==> flow/design.v <==
module ALU(
	input logic [1:0] i_ALU_Op,
	input logic [15:0] i_ALU_1,
	input logic [15:0] i_ALU_2,
	output logic [15:0] o_ALU_out,
	output o_N,
	output o_Z
);
	logic [15:0] ALU_out_temp;
	assign o_ALU_out = ALU_out_temp;
	assign o_N = o_ALU_out[15];
	assign o_Z = (o_ALU_out == 16'b0);
	always_comb begin
		case(i_ALU_Op)
			2'b00: ALU_out_temp = i_ALU_1 + i_ALU_2;
			2'b01: ALU_out_temp = i_ALU_1 - i_ALU_2;
			2'b10: ALU_out_temp = 2*i_ALU_2;
			2'b11: ALU_out_temp = i_ALU_1;
		endcase
	end
endmodule
module RF(
	input i_RF_write,
	input clk,
	input rst,
	input logic [2:0] i_reg_y,
	input logic [2:0] i_reg_x,
	input logic [2:0] i_reg_w,
	input logic [15:0] i_data_w,
	output logic [15:0] o_data_1,
	output logic [15:0] o_data_2
);
	logic [15:0] r0;
	logic [15:0] r1;
	logic [15:0] r2;
	logic [15:0] r3;
	logic [15:0] r4;
	logic [15:0] r5;
	logic [15:0] r6;
	logic [15:0] r7;
	logic [15:0] data_temp_1;
	logic [15:0] data_temp_2;
	assign o_data_1 = data_temp_1;
	assign o_data_2 = data_temp_2;
	always_comb begin
		case(i_reg_x)
			3'b000: data_temp_1 = r0;
			3'b001: data_temp_1 = r1;
			3'b010: data_temp_1 = r2;
			3'b011: data_temp_1 = r3;
			3'b100: data_temp_1 = r4;
			3'b101: data_temp_1 = r5;
			3'b110: data_temp_1 = r6;
			3'b111: data_temp_1 = r7;
		endcase
		case(i_reg_y)
			3'b000: data_temp_2 = r0;
			3'b001: data_temp_2 = r1;
			3'b010: data_temp_2 = r2;
			3'b011: data_temp_2 = r3;
			3'b100: data_temp_2 = r4;
			3'b101: data_temp_2 = r5;
			3'b110: data_temp_2 = r6;
			3'b111: data_temp_2 = r7;
		endcase
	end
	always_ff @(posedge clk or posedge rst) begin
		if(rst) begin
			r0 = 16'b0;
			r1 = 16'b0;
			r2 = 16'b0;
			r3 = 16'b0;
			r4 = 16'b0;
			r5 = 16'b0;
			r6 = 16'b0;
			r7 = 16'b0;
		end else begin 
			if(i_RF_write) begin
				case(i_reg_w)
					3'b000: r0 = i_data_w;
					3'b001: r1 = i_data_w;
					3'b010: r2 = i_data_w;
					3'b011: r3 = i_data_w;
					3'b100: r4 = i_data_w;
					3'b101: r5 = i_data_w;
					3'b110: r6 = i_data_w;
					3'b111: r7 = i_data_w;
				endcase
			end
		end
	end
endmodule
module datapath(
	input rst,
	input clk, 
	input logic [15:0] i_mem_rddata,
	input logic i_PC_write,
	input logic i_Addr_sel,
	input logic i_mem_wr,
	input logic i_MDR_load,
	input logic i_IR_load,
	input logic i_OpA_sel,
	input logic i_OpAB_load,
	input logic [1:0] i_ALU_1_sel,
	input logic [1:0] i_ALU_2_sel,
	input logic [1:0] i_ALUop_sel,
	input logic i_ALU_out,
	input logic i_RF_write,
	input logic i_Reg_in,
	input logic i_Flag_write,
	input logic i_RF_write_call,
	input logic i_mov_hi,
	output logic o_N,
	output logic o_Z,
	output logic [3:0] o_instr,
	output logic [15:0] o_mem_wrdata,
	output logic [15:0] o_mem_addr,
	output logic o_mem_rd,
	output logic o_mem_wr,
	output logic o_imm
);
	logic [15:0] ALU_in1;
	logic [15:0] ALU_in2;
	logic [15:0] ALU_out; 
	logic N_temp; 
	logic Z_temp;
	ALU ALU_inst(
		.i_ALU_Op(i_ALUop_sel),
		.i_ALU_1(ALU_in1),
		.i_ALU_2(ALU_in2),
		.o_ALU_out(ALU_out), 
		.o_Z(Z_temp),
		.o_N(N_temp)
	);
	always @ (posedge clk or posedge rst) begin 
		if (rst) begin 
			o_N <= 0;
			o_Z <= 0;
		end 
		else begin 
			if (i_Flag_write) begin 
				o_N <= N_temp; 
				o_Z <= Z_temp; 
			end 
		end 
	end 
	logic [2:0] reg_y;
	logic [2:0] reg_x; 
	logic [2:0] reg_w;
	logic [15:0] data_w; 
	logic [15:0] data_1;
	logic [15:0] data_2; 
	RF RF_inst (
		.i_RF_write(i_RF_write),
		.clk(clk),
		.rst(rst),
		.i_reg_y(reg_y),
		.i_reg_x(reg_x),
		.i_reg_w(reg_w),
		.i_data_w(data_w),
		.o_data_1(data_1),
		.o_data_2(data_2)
	); 
	logic [15:0] PC;
	logic [15:0] IR;
	logic [15:0] MDR; 
	logic [7:0] imm8; 
	logic [10:0] imm11; 
	logic [15:0] opA;
	logic [15:0] opB;
	logic [15:0] ALU_out_reg;
	logic [15:0] imm8_reg, imm11_reg; 
	assign imm8 = IR[15:8];
	assign imm11 = IR[15:5];
	assign imm8_reg = $signed(imm8);
	assign imm11_reg = {imm11[10], imm11[10], imm11[10], imm11[10], imm11, 1'b0};
	assign o_mem_addr = i_Addr_sel ? PC : opB;
	assign reg_x = i_OpA_sel ? 3'd1 : IR[7:5];
	assign reg_y = IR[10:8];
	assign reg_w = i_RF_write_call ? 3'b111 : reg_x;
	assign data_w = i_Reg_in ? MDR : ALU_out_reg;
	assign o_instr = IR[3:0];
	assign o_imm = IR[4]; 
	assign o_mem_wrdata = opA;
	always_comb begin
		case(i_ALU_1_sel) 
			2'b00: ALU_in1 = PC;
			2'b01: ALU_in1 = opA;
			2'b11: ALU_in1 = 16'b0;
			default: ALU_in1 = 1'b0;
		endcase
		case(i_ALU_2_sel)
			2'b00: ALU_in2 = opB;
			2'b01: ALU_in2 = 16'd2;
			2'b10: ALU_in2 = imm8_reg;
			2'b11: ALU_in2 = imm11_reg;
		endcase
	end
	always_ff @ (posedge clk) begin 
		if (rst) begin
			PC <= 16'b0; 
			IR <= 16'b0; 
			MDR <= 16'b0;
			opA <= 16'b0;
			opB <= 16'b0;
			ALU_out_reg <= 16'b0;
		end
		if(i_PC_write) PC <= ALU_out;
		if(i_IR_load) IR <= i_mem_rddata;
		if(i_OpAB_load) begin
			opA <= data_1;
			opB <= data_2;
		end
		if(i_MDR_load) MDR <= i_mem_rddata;
		if(i_ALU_out) begin
			if(i_mov_hi) ALU_out_reg <= {imm8,opA[7:0]};
			else ALU_out_reg <= ALU_out;
		end
	end 
endmodule
module control(
	input rst,
	input clk, 
	input i_N,
	input i_Z,
	input [3:0] i_instr,
	input i_imm,
	input i_mem_wait,  
	input i_mem_rddatavalid,  
	output logic o_PC_write,
	output logic o_Addr_sel,
	output logic o_mem_rd,
	output logic o_mem_wr,
	output logic o_MDR_load,
	output logic o_IR_load,
	output logic o_OpA_sel,
	output logic o_OpAB_load,
	output logic [1:0] o_ALU_1_sel,
	output logic [1:0] o_ALU_2_sel,
	output logic [1:0] o_ALUop_sel,
	output logic o_ALU_out,
	output logic o_RF_write,
	output logic o_RF_write_call,
	output logic o_Reg_in,
	output logic o_Flag_write,
	output logic o_mov_hi
);
	enum int unsigned 
	{ 
		S_RESET,
		S_FETCH,
		S_DECODE,
		S_ADD_ADDI,
		S_SAVE_MULTIPLY,
		S_LOAD_OPB,
		S_SAVE_PC,
		S_SAVE_REG,
		S_SUB_SUBI_CMP_CMPI,
		S_LD,
		S_LD_SAVE,
		S_LD_SAVE2,		
		S_ST,
		S_MV_MVI_MVHI,
		S_JR_JZ_JN,
		S_JR_JZ_JN_IMM,
		S_CALL,
		S_SAVE_REG_PC,
		S_FETCH_JMP_CALL,
		S_RX_TO_PC,
		S_DATA,
		S_SAVE_REG_PC_2,
		S_JUMP_TO_PC
	} state, nextstate;
	always_ff @ (posedge clk or posedge rst) begin
		if(rst) state <= S_RESET;
		else state <= nextstate;
	end 
	always_comb begin
		nextstate = state;
		o_PC_write = 1'b0;
		o_Addr_sel = 1'b0;
		o_mem_rd = 1'b0;
		o_mem_wr = 1'b0;
		o_MDR_load = 1'b0;
		o_IR_load = 1'b0;
		o_OpA_sel = 1'b0;
		o_OpAB_load = 1'b0;
		o_ALU_1_sel = 2'b0;
		o_ALU_2_sel = 2'b0;
		o_ALUop_sel= 2'b0;
		o_ALU_out = 1'b0;
		o_RF_write = 1'b0;
		o_Reg_in = 1'b0;
		o_Flag_write = 1'b0;
		o_RF_write_call = 1'b0;
		o_mov_hi = 1'b0;
		case(state)
			S_RESET: begin
				nextstate = S_FETCH;
			end
			S_FETCH: begin
				o_PC_write = ~i_mem_wait;  
				o_Addr_sel = 1'b1;
				o_mem_rd = 1'b1;    
				o_ALU_2_sel = 2'b01;
				nextstate = i_mem_wait ? state : S_DATA;
			end
			S_DATA: begin 
				o_IR_load = 1'b1;
				nextstate = i_mem_rddatavalid ? S_DECODE : state;
			end 
			S_DECODE: begin
				o_OpAB_load = 1'b1;
				if(i_instr == 4'b0001) 
					nextstate = S_ADD_ADDI;
				else if(i_instr == 4'b0010 | i_instr == 4'b0011)
					nextstate = S_SUB_SUBI_CMP_CMPI;
				else if(i_instr == 4'b0100)
					nextstate = S_LD;
				else if(i_instr == 4'b0101)
					nextstate = S_ST;
				else if(i_instr == 4'b0000 | i_instr == 4'b0110)
					nextstate = S_MV_MVI_MVHI;
				else if(i_instr == 4'b1000 | i_instr == 4'b1001 | i_instr == 4'b1010)
					nextstate = S_JR_JZ_JN;
				else if(i_instr == 4'b1100)
					nextstate = S_CALL;
			end
			S_ADD_ADDI: begin 
				if (i_imm) o_ALU_2_sel = 2'b10; 
				o_ALU_1_sel = 2'b01;
				o_ALU_out = 1'b1;
				o_Flag_write = 1'b1;
				nextstate = S_SAVE_REG;
			end 
			S_SAVE_REG: begin 
				o_RF_write = 1'b1;
				nextstate = S_FETCH;
			end 
			S_SAVE_MULTIPLY: begin 
				o_ALU_2_sel = 2'b11;
				o_ALU_out = 1'b1;
				o_ALUop_sel = 2'b10;
				nextstate = S_SAVE_REG_PC; 
			end 
			S_SAVE_REG_PC: begin
				o_RF_write = 1'b1;
				nextstate = S_LOAD_OPB;
			end
			S_LOAD_OPB: begin
				o_OpAB_load = 1'b1;
				nextstate = S_SAVE_PC;
			end
			S_SAVE_PC: begin
				o_PC_write = 1'b1;
				nextstate = S_FETCH;
			end
			S_SUB_SUBI_CMP_CMPI: begin 
				if (i_imm) begin 
					o_ALU_1_sel = 2'b01; 
					o_ALU_2_sel = 2'b10; 
					o_ALUop_sel = 2'b01; 
					o_ALU_out = 1'b1; 
					o_Flag_write = 1'b1; 
					if (i_instr == 4'b0010)
						nextstate = S_SAVE_REG; 
					else if (i_instr == 4'b0011)
						nextstate = S_FETCH; 
				end else begin 
					o_ALU_1_sel = 2'b01; 
					o_ALUop_sel = 2'b01; 
					o_ALU_out = 1'b1; 
					o_Flag_write = 1'b1; 
					if (i_instr == 4'b0010)
						nextstate = S_SAVE_REG; 
					else if (i_instr == 4'b0011)
						nextstate = S_FETCH; 
				end
			end 
			S_LD: begin 
				o_mem_rd = 1'b1;  
				nextstate = i_mem_wait ? state : S_LD_SAVE; 
			end
			S_LD_SAVE: begin
				o_MDR_load = 1'b1;
				nextstate = i_mem_rddatavalid ? S_LD_SAVE2 : state;
			end
			S_LD_SAVE2: begin 
				o_ALU_out = 1'b1;
				o_RF_write = 1'b1;
				o_Reg_in = 1'b1;
				nextstate = S_FETCH; 
			end 
			S_ST: begin
				o_mem_wr = 1'b1;  
				nextstate = i_mem_wait ? state : S_FETCH; 
			end
			S_MV_MVI_MVHI: begin
				if(i_instr == 4'b0000) begin
					if(i_imm) o_ALU_2_sel = 2'b10;
					else o_ALU_2_sel = 2'b00;
					o_ALU_1_sel = 2'b11;  
					o_ALUop_sel = 2'b00;
					o_ALU_out = 1'b1;
					nextstate = S_SAVE_REG;
				end 
				else if(i_instr == 4'b0110 && i_imm) begin
					o_mov_hi = 1'b1;
					o_ALUop_sel = 2'b00;
					o_ALU_out = 1'b1;
					nextstate = S_SAVE_REG;	
				end 
			end
			S_FETCH_JMP_CALL: begin
				o_PC_write = 1'b1;
				o_ALU_1_sel = 2'b00;
				o_ALU_2_sel = 2'b11;
				o_ALU_out = 1'b1;
				nextstate = S_FETCH; 
			end
			S_JR_JZ_JN: begin
				if(i_instr == 4'b1000) begin
					if(i_imm) nextstate = S_FETCH_JMP_CALL;
					else begin
						o_PC_write = 1'b1;
						o_ALU_1_sel = 2'b01;
						o_ALUop_sel = 2'b11;
						nextstate = S_FETCH;
					end
				end
				if(i_instr == 4'b1001) begin
					if(i_Z) begin
						if(i_imm) nextstate = S_FETCH_JMP_CALL;
						else begin
							o_PC_write = 1'b1;
							o_ALU_1_sel = 2'b01;
							o_ALUop_sel = 2'b11;
							nextstate =  S_FETCH;
						end
					end
					else nextstate = S_FETCH;
				end
				if(i_instr == 4'b1010) begin
					if(i_N) begin
						if(i_imm) nextstate = S_FETCH_JMP_CALL;
						else begin
							o_PC_write = 1'b1;
							o_ALU_1_sel = 2'b01;
							o_ALUop_sel = 2'b11;
							nextstate =  S_FETCH;
						end
					end
					else nextstate = S_FETCH;
				end
			end
			S_CALL: begin
				o_ALU_1_sel = 1'b0;
				o_ALUop_sel = 2'b11;
				o_ALU_out = 1'b1;
				nextstate = S_SAVE_REG_PC_2;
			end
			S_SAVE_REG_PC_2: begin
				o_RF_write = 1'b1;
				o_RF_write_call = 1'b1;
				if(i_imm) nextstate = S_FETCH_JMP_CALL;
				else nextstate = S_RX_TO_PC;
			end
			S_RX_TO_PC: begin
				o_PC_write = 1'b1;
				o_ALU_1_sel = 2'b01;
				nextstate = S_FETCH;
			end
		endcase
	end
endmodule
module cpu(
	input clk,
	input reset,
	input logic [15:0] i_mem_rddata,
	input logic i_mem_wait,  
	input logic i_mem_rddatavalid,  
	output logic [15:0] o_mem_wrdata,
	output logic [15:0] o_mem_addr,
	output logic o_mem_rd,
	output logic o_mem_wr
);
	logic PC_write;
	logic Addr_sel;
	logic mem_rd;
	logic mem_wr;
	logic MDR_load;
	logic IR_load;
	logic OpA_sel;
	logic OpAB_load;
	logic [1:0] ALU_1_sel;
	logic [1:0] ALU_2_sel;
	logic [1:0] ALUop_sel;
	logic ALU_out;
	logic RF_write;
	logic Reg_in;
	logic Flag_write;
	logic RF_write_call;
	logic mov_hi;
	logic N, Z, imm;
	logic [3:0] instr;
	datapath data(
		.rst(reset),
		.clk(clk), 
		.i_mem_rddata(i_mem_rddata),
		.i_PC_write(PC_write),
		.i_Addr_sel(Addr_sel),
		.i_mem_wr(mem_wr),
		.i_MDR_load(MDR_load),
		.i_IR_load(IR_load),
		.i_OpA_sel(OpA_sel),
		.i_OpAB_load(OpAB_load),
		.i_ALU_1_sel(ALU_1_sel),
		.i_ALU_2_sel(ALU_2_sel),
		.i_ALUop_sel(ALUop_sel),
		.i_ALU_out(ALU_out),
		.i_RF_write(RF_write),
		.i_Reg_in(Reg_in),
		.i_Flag_write(Flag_write),
		.i_RF_write_call(RF_write_call),
		.i_mov_hi(mov_hi),
		.o_N(N),
		.o_Z(Z),
		.o_instr(instr),
		.o_mem_wrdata(o_mem_wrdata),
		.o_mem_addr(o_mem_addr),
		.o_mem_rd(mem_rd),
		.o_mem_wr(mem_wr),
		.o_imm(imm)
	);
	control control(
		.rst(reset),
		.clk(clk),
		.i_N(N),
		.i_Z(Z),
		.i_instr(instr),
		.i_imm(imm),
		.i_mem_wait(i_mem_wait),
		.i_mem_rddatavalid(i_mem_rddatavalid),  
		.o_PC_write(PC_write),
		.o_Addr_sel(Addr_sel),
		.o_mem_rd(o_mem_rd),
		.o_mem_wr(o_mem_wr),
		.o_MDR_load(MDR_load),
		.o_IR_load(IR_load),
		.o_OpA_sel(OpA_sel),
		.o_OpAB_load(OpAB_load),
		.o_ALU_1_sel(ALU_1_sel),
		.o_ALU_2_sel(ALU_2_sel),
		.o_ALUop_sel(ALUop_sel),
		.o_ALU_out(ALU_out),
		.o_RF_write(RF_write),
		.o_Reg_in(Reg_in),
		.o_Flag_write(Flag_write),
		.o_RF_write_call(RF_write_call),
		.o_mov_hi(mov_hi)
	);
endmodule
### Step by step through the tools: cpu

Tool output for the design above, in the order of the flow.
Line numbers count from 1 in the design file above.
Operators carry their Yosys type and port widths (W data, S select, Z words).
Not given: -

| set-up | value |
|---|---|
| top | cpu |
| clock | clk |
| library | sky130hd |
| library corner | tt_025C_1v80 |

### Word level

Counts by Yosys on the flattened word-level netlist (proc, flatten, opt, wreduce; memories kept). Register bits leave out memories and registers merged into their read ports (data or address). Print and check cells are left out.

| bit counts | value |
|---|---|
| output and inout port bits | 34 |
| register bits | 258 |
| cells after elaboration | 235 |
| input bits | 20 |

| operators by class | value |
|---|---|
| add/subtract/negate cells | 2 |
| bitwise gates (word level) | 13 |
| reductions and logical operators | 42 |
| eq/ne operators | 67 |
| muxes and demuxes | 94 |

Operators by type and width:

| operator | number |
|---|---|
| $mux W32 | 20 |
| $pmux W32 S16 | 1 |
| $mux W16 | 18 |
| $pmux W16 S8 | 2 |
| $eq A32 B4 Y1 const B | 7 |
| $eq A32 B5 Y1 const B | 6 |
| $eq A32 B3 Y1 const B | 4 |
| $pmux W16 S4 | 2 |
| $eq A32 B2 Y1 const B | 2 |
| $reduce_or A7 Y1 | 8 |
| $eq A3 B3 Y1 const B | 12 |
| $mux W2 | 18 |
| $eq A32 B1 Y1 const B | 1 |
| $logic_not A32 Y1 | 1 |
| $pmux W16 S2 | 1 |
| $mux W1 | 24 |
| $eq A3 B2 Y1 const B | 6 |
| $add A16 B16 Y16 | 1 |
| $sub A16 B16 Y16 | 1 |
| $logic_not A16 Y1 | 1 |
| $reduce_bool A16 Y1 | 1 |
| $reduce_and A2 Y1 | 8 |
| $eq A4 B4 Y1 const B | 4 |
| $pmux W2 S4 | 2 |
| $eq A4 B3 Y1 const B | 3 |
| $reduce_or A6 Y1 | 2 |
| $reduce_and A10 Y1 | 1 |
| $ne A2 B2 Y1 const B | 5 |

Not listed: further kinds 23, cells in them 56.

### Logic depth

Yosys ltp: most cells in a row. Word level: on the elaborated netlist, between registers, memories and ports. Mapped: between sequential cells and ports; inverters and the memories' decode and read muxes count.

| depth | value |
|---|---|
| depth in word-level cells | 15 |
| ABC_AREA | 0 |
| depth in mapped cells | 22 |
| depth with buffers taken out | 20 |

### Mapped cells and area

Yosys stat after the flow's synthesis: flattened, memories mapped to cells. It holds for the ABC_AREA given above (unset counts as 0); a run with the other value may have another netlist.
The area totals of this step are shown rounded.

| mapped netlist | value |
|---|---|
| buffers | 92 |
| synthesis area | 13,200 um^2 |
| flip-flops | 243 |
| sequential area | 6,560 um^2 |
| cell count | 1,398 |

Cell types:

| type | number | total area (um^2) |
|---|---|---|
| sky130_fd_sc_hd__dfrtp_1 | 146 | 3.65E+03 |
| sky130_fd_sc_hd__edfxtp_1 | 96 | 2.88E+03 |
| sky130_fd_sc_hd__a21oi_1 | 152 | 760.73 |
| sky130_fd_sc_hd__nor2_1 | 195 | 731.952 |
| sky130_fd_sc_hd__o21ai_0 | 119 | 595.571 |
| sky130_fd_sc_hd__nand2_1 | 150 | 563.04 |
| sky130_fd_sc_hd__mux2i_1 | 49 | 490.47 |
| sky130_fd_sc_hd__mux2_2 | 38 | 427.91 |
| sky130_fd_sc_hd__clkbuf_1 | 76 | 285.274 |
| sky130_fd_sc_hd__a221oi_1 | 26 | 227.718 |
| sky130_fd_sc_hd__and2_1 | 36 | 225.216 |
| sky130_fd_sc_hd__mux4_2 | 9 | 202.694 |
| sky130_fd_sc_hd__ha_1 | 16 | 200.192 |
| sky130_fd_sc_hd__nand3_1 | 31 | 155.149 |
| sky130_fd_sc_hd__a211oi_1 | 20 | 150.144 |
| sky130_fd_sc_hd__o22ai_1 | 24 | 150.144 |
| sky130_fd_sc_hd__inv_1 | 31 | 116.362 |
| sky130_fd_sc_hd__xor2_1 | 12 | 105.101 |

Not listed: further types 51, cells in them 172.
The figures by module come from a second, unflattened synthesis with its own total; it is not the netlist above.

| unflattened totals | value |
|---|---|
| cells (unflattened synthesis) | 1,259 |
| area (unflattened synthesis) | 14,400 um^2 |

Each row is one instance without its submodules.

Modules:

| module | times used | sequential area (um^2) | cells | area (um^2) |
|---|---|---|---|---|
| RF | 1 | 3,200 | 603 | 7,140 |
| datapath | 1 | 2,930 | 356 | 4,850 |
| ALU | 1 | 0.0 | 207 | 1,490 |
| control | 1 | 427 | 93 | 900 |
| cpu | 1 | 0.0 | 0 | 0.0 |

### Path before layout

OpenSTA on the mapped netlist: ideal clock, no wires. The path of least setup slack (recovery checks aside). Input and output delay are each 20% of the period. Register names are those of the netlist, which keeps one name where synthesis merged equal registers.

| path post-synthesis | value |
|---|---|
| path type | input to register |
| from | input port reset |
| to | register data.ALU_out_reg[0] |
| slack | -1,260 ps |
| input delay | 960 ps |
| path delay | 5,100 ps |
| time at the first pin | 960 ps |
| stages on the path | 2 |
| arrival | 5,427 ps |
| data required time | 4,167 ps |
| buffers on the path | 0 |
| library setup time | 633 ps |
| clock period | 4,800 ps |
| period reached after synthesis | 6,060 ps |

"path delay" is the arrival time less input delay plus setup time.
"stages on the path" counts driving pins, that of a launching flip-flop among them; a cell with two outputs on the path counts twice.
"period reached after synthesis" is the clock period less the worst setup slack; recovery checks do not enter. This is arithmetic on one report: input and output delays are still those of the set period (20% each).
The rows between start and end are the longest chain of elaborated cells between them; the timing report does not say that the signal goes this way. Where chains are equally long, one stands for them.
A line is the first line of the expression or statement that the cell stems from. Yosys adds cells for indexed reads and writes and turns some case tables into memories.
At most two assigning lines are given for a register; there are more.
Only ways into the end's enable, where the timed path ends, are counted here.

| between the ends, post-synthesis | value |
|---|---|
| path through | sky130_fd_sc_hd__inv_1 > sky130_fd_sc_hd__nand2_1 |
| cells in the longest elaborated chain | 1 |
| elaborated cells between the ends (all ways) | 1 |
| RTL lines with such cells | 0 |
| classes of those cells | reduce/logical (1) |

RTL lines, path post-synthesis:

| element | line | source |
|---|---|---|
| start: declaration | 478 | `input reset,` |
| $reduce_bool A2 Y1 | - |  |
| end: assignment | 216 | `if(i_mov_hi) ALU_out_reg <= {imm8,opA[7:0]};` |
| end: assignment | 217 | `else ALU_out_reg <= ALU_out;` |
| end: declaration | 171 | `logic [15:0] ALU_out_reg;` |

### Worst path after layout

Path of least setup slack in the final report of entry C (OpenROAD, finished layout, wires in). Where an end is a register, its clock arrival counts in the times.
The report prints the path's times to 10 ps; the period is as set.

| path post-layout | value |
|---|---|
| path type | register to register |
| from | register data.IR[1] |
| to | register data.ALU_out_reg[15] |
| stages on the path | 21 |
| buffers on the path | 2 |
| library setup time | 270 ps |
| data required time | 5,070 ps |
| slack | -40 ps |
| arrival | 5,110 ps |
| time at the first pin | 530 ps |
| clock period | 4,800 ps |

The rows between start and end are the longest chain of elaborated cells between them; the timing report does not say that the signal goes this way. Where chains are equally long, one stands for them.
At most two assigning lines are given for a register; there are more.
The path ends at the data pin of a flip-flop with enable; ways to the enable are not counted.

| between the ends, post-layout | value |
|---|---|
| path through | sky130_fd_sc_hd__edfxtp_1 > sky130_fd_sc_hd__or3b_4 > sky130_fd_sc_hd__o21a_4 > sky130_fd_sc_hd__buf_8 > sky130_fd_sc_hd__a32oi_2 > sky130_fd_sc_hd__nand2_2 > sky130_fd_sc_hd__nor4_4 > sky130_fd_sc_hd__nand3_2 > sky130_fd_sc_hd__o21ai_2 > sky130_fd_sc_hd__xor2_2 > sky130_fd_sc_hd__ha_1 > sky130_fd_sc_hd__buf_4 > sky130_fd_sc_hd__nand4_1 > sky130_fd_sc_hd__a211oi_2 > sky130_fd_sc_hd__nor2_2 > sky130_fd_sc_hd__a21oi_2 > sky130_fd_sc_hd__a31o_2 > sky130_fd_sc_hd__nand2_2 > sky130_fd_sc_hd__mux2i_4 > sky130_fd_sc_hd__xnor2_4 > sky130_fd_sc_hd__a211oi_2 |
| cells in the longest elaborated chain | 15 |
| elaborated cells between the ends (all ways) | 47 |
| classes of those cells | add/sub (2); eq/ne (11); mux (29); reduce/logical (5) |

RTL lines, path post-layout:

| element | line | source |
|---|---|---|
| start: declaration | 165 | `logic [15:0] IR;` |
| start: assignment | 202 | `IR <= 16'b0;` |
| start: assignment | 209 | `if(i_IR_load) IR <= i_mem_rddata;` |
| $eq A4 B4 Y1 | 422 | `if(i_instr == 4'b1000) begin` |
| $mux W2 | 422 |  |
| $mux W2 | 433 | `if(i_imm) nextstate = S_FETCH_JMP_CALL;` |
| $mux W2 | 432 | `if(i_Z) begin` |
| $mux W2 | 431 | `if(i_instr == 4'b1001) begin` |
| $mux W2 | 445 | `if(i_imm) nextstate = S_FETCH_JMP_CALL;` |
| $mux W2 | 444 | `if(i_N) begin` |
| $mux W2 | 443 | `if(i_instr == 4'b1010) begin` |
| $pmux W2 S3 | 297 | `case(state)` |
| $eq A2 B1 Y1 | 186 | `case(i_ALU_1_sel)` |
| $pmux W16 S2 | 186 |  |
| $sub A16 B16 Y16 | 16 | `2'b01: ALU_out_temp = i_ALU_1 - i_ALU_2;` |
| $pmux W16 S4 | 14 | `case(i_ALU_Op)` |
| $mux W16 | 216 | `if(i_mov_hi) ALU_out_reg <= {imm8,opA[7:0]};` |
| $mux W16 | 215 | `if(i_ALU_out) begin` |
| end: assignment | 216 |  |
| end: assignment | 217 | `else ALU_out_reg <= ALU_out;` |
| end: declaration | 171 | `logic [15:0] ALU_out_reg;` |

Lab notebook: cpu

Design cpu on sky130hd. What follows are 4 stored runs of the flow, each under its own settings; their order means nothing. The constraints put input and output delay at 20% of the set period each and load the outputs with 0.01 pF.
Values from the reports are rounded here.

## Entry A

==> flow/run.sh <==
#!/bin/bash
# the make line also repeats the synthesis and layout settings of config.mk as NAME=value (left out here)
make -C /OpenROAD-flow-scripts/flow DESIGN_CONFIG=/design/flow/config.mk WORK_HOME=/design/flow/orfs CLKGATE_MAP_FILE= finish
==> flow/config.mk <==
export PLATFORM = sky130hd
export DESIGN_NAME = cpu
export DESIGN_NICKNAME = cpu
export VERILOG_FILES = /design/flow/design.v
export SDC_FILE = /design/flow/constraint.sdc
export NUM_CORES = 4
export LEC_CHECK = 0
export ABC_AREA = 1
export CAP_MARGIN = 5
export CELL_PAD_IN_SITES_GLOBAL_PLACEMENT = 1
export CORE_MARGIN = 2
export CORE_UTILIZATION = 71
export CTS_CLUSTER_DIAMETER = 118
export CTS_CLUSTER_SIZE = 29
export GPL_TIMING_DRIVEN = 0
export MAX_ROUTING_LAYER = met5
export MIN_ROUTING_LAYER = met1
export PLACE_DENSITY_LB_ADDON = 0.29
export SLEW_MARGIN = 20
==> flow/constraint.sdc <==
create_clock -name core_clock -period 4.8 [get_ports {clk}]
set_input_delay 0.9600 -clock core_clock [delete_from_list [all_inputs] [get_ports {clk}]]
set_output_delay 0.9600 -clock core_clock [all_outputs]
set_load 0.01 [all_outputs]

Entry A: did not finish, placement stopped with FLW-0024

## Entry B

==> flow/run.sh <==
#!/bin/bash
# the make line also repeats the synthesis and layout settings of config.mk as NAME=value (left out here)
make -C /OpenROAD-flow-scripts/flow DESIGN_CONFIG=/design/flow/config.mk WORK_HOME=/design/flow/orfs CLKGATE_MAP_FILE= finish
==> flow/config.mk <==
export PLATFORM = sky130hd
export DESIGN_NAME = cpu
export DESIGN_NICKNAME = cpu
export VERILOG_FILES = /design/flow/design.v
export SDC_FILE = /design/flow/constraint.sdc
export NUM_CORES = 4
export LEC_CHECK = 0
export ABC_AREA = 1
export CAP_MARGIN = 25
export CELL_PAD_IN_SITES_GLOBAL_PLACEMENT = 1
export CORE_MARGIN = 2
export CORE_UTILIZATION = 71
export CTS_CLUSTER_DIAMETER = 118
export CTS_CLUSTER_SIZE = 29
export GPL_TIMING_DRIVEN = 0
export HOLD_SLACK_MARGIN = 0.17
export MAX_ROUTING_LAYER = met5
export PLACE_DENSITY_LB_ADDON = 0.29
export SLEW_MARGIN = 20
==> flow/constraint.sdc <==
create_clock -name core_clock -period 4.8 [get_ports {clk}]
set_input_delay 0.9600 -clock core_clock [delete_from_list [all_inputs] [get_ports {clk}]]
set_output_delay 0.9600 -clock core_clock [all_outputs]
set_load 0.01 [all_outputs]

Entry B: did not finish, placement stopped with FLW-0024

## Entry C

==> flow/run.sh <==
#!/bin/bash
# the make line also repeats the synthesis and layout settings of config.mk as NAME=value (left out here)
make -C /OpenROAD-flow-scripts/flow DESIGN_CONFIG=/design/flow/config.mk WORK_HOME=/design/flow/orfs CLKGATE_MAP_FILE= finish
==> flow/config.mk <==
export PLATFORM = sky130hd
export DESIGN_NAME = cpu
export DESIGN_NICKNAME = cpu
export VERILOG_FILES = /design/flow/design.v
export SDC_FILE = /design/flow/constraint.sdc
export NUM_CORES = 4
export LEC_CHECK = 0
export CAP_MARGIN = 20
export CORE_MARGIN = 2
export CORE_UTILIZATION = 40
export CTS_CLUSTER_SIZE = 29
export GPL_TIMING_DRIVEN = 0
export HOLD_SLACK_MARGIN = 0.17
export MAX_ROUTING_LAYER = met5
export PLACE_DENSITY_LB_ADDON = 0.29
export SLEW_MARGIN = 20
==> flow/constraint.sdc <==
create_clock -name core_clock -period 4.8 [get_ports {clk}]
set_input_delay 0.9600 -clock core_clock [delete_from_list [all_inputs] [get_ports {clk}]]
set_output_delay 0.9600 -clock core_clock [all_outputs]
set_load 0.01 [all_outputs]

| result of entry C | value |
|---|---|
| cell area after synthesis | 13,200 um^2 |
| setup total negative slack | -41 ps |
| die footprint | 34,600 um^2 |
| worst setup slack after layout | -41 ps |
| post-route utilization | 0.494 |

## Entry D

==> flow/run.sh <==
#!/bin/bash
# the make line also repeats the synthesis and layout settings of config.mk as NAME=value (left out here)
make -C /OpenROAD-flow-scripts/flow DESIGN_CONFIG=/design/flow/config.mk WORK_HOME=/design/flow/orfs CLKGATE_MAP_FILE= finish
==> flow/config.mk <==
export PLATFORM = sky130hd
export DESIGN_NAME = cpu
export DESIGN_NICKNAME = cpu
export VERILOG_FILES = /design/flow/design.v
export SDC_FILE = /design/flow/constraint.sdc
export NUM_CORES = 4
export LEC_CHECK = 0
export CAP_MARGIN = 20
export CORE_MARGIN = 2
export CORE_UTILIZATION = 40
export SLEW_MARGIN = 20
==> flow/constraint.sdc <==
create_clock -name core_clock -period 7.01 [get_ports {clk}]
set_input_delay 1.4020 -clock core_clock [delete_from_list [all_inputs] [get_ports {clk}]]
set_output_delay 1.4020 -clock core_clock [all_outputs]
set_load 0.01 [all_outputs]

| result of entry D | value |
|---|---|
| cell area after synthesis | 13,200 um^2 |
| setup total negative slack | 0 ps |
| die footprint | 34,600 um^2 |
| worst setup slack after layout | 1,600 ps |
| post-route utilization | 0.463 |
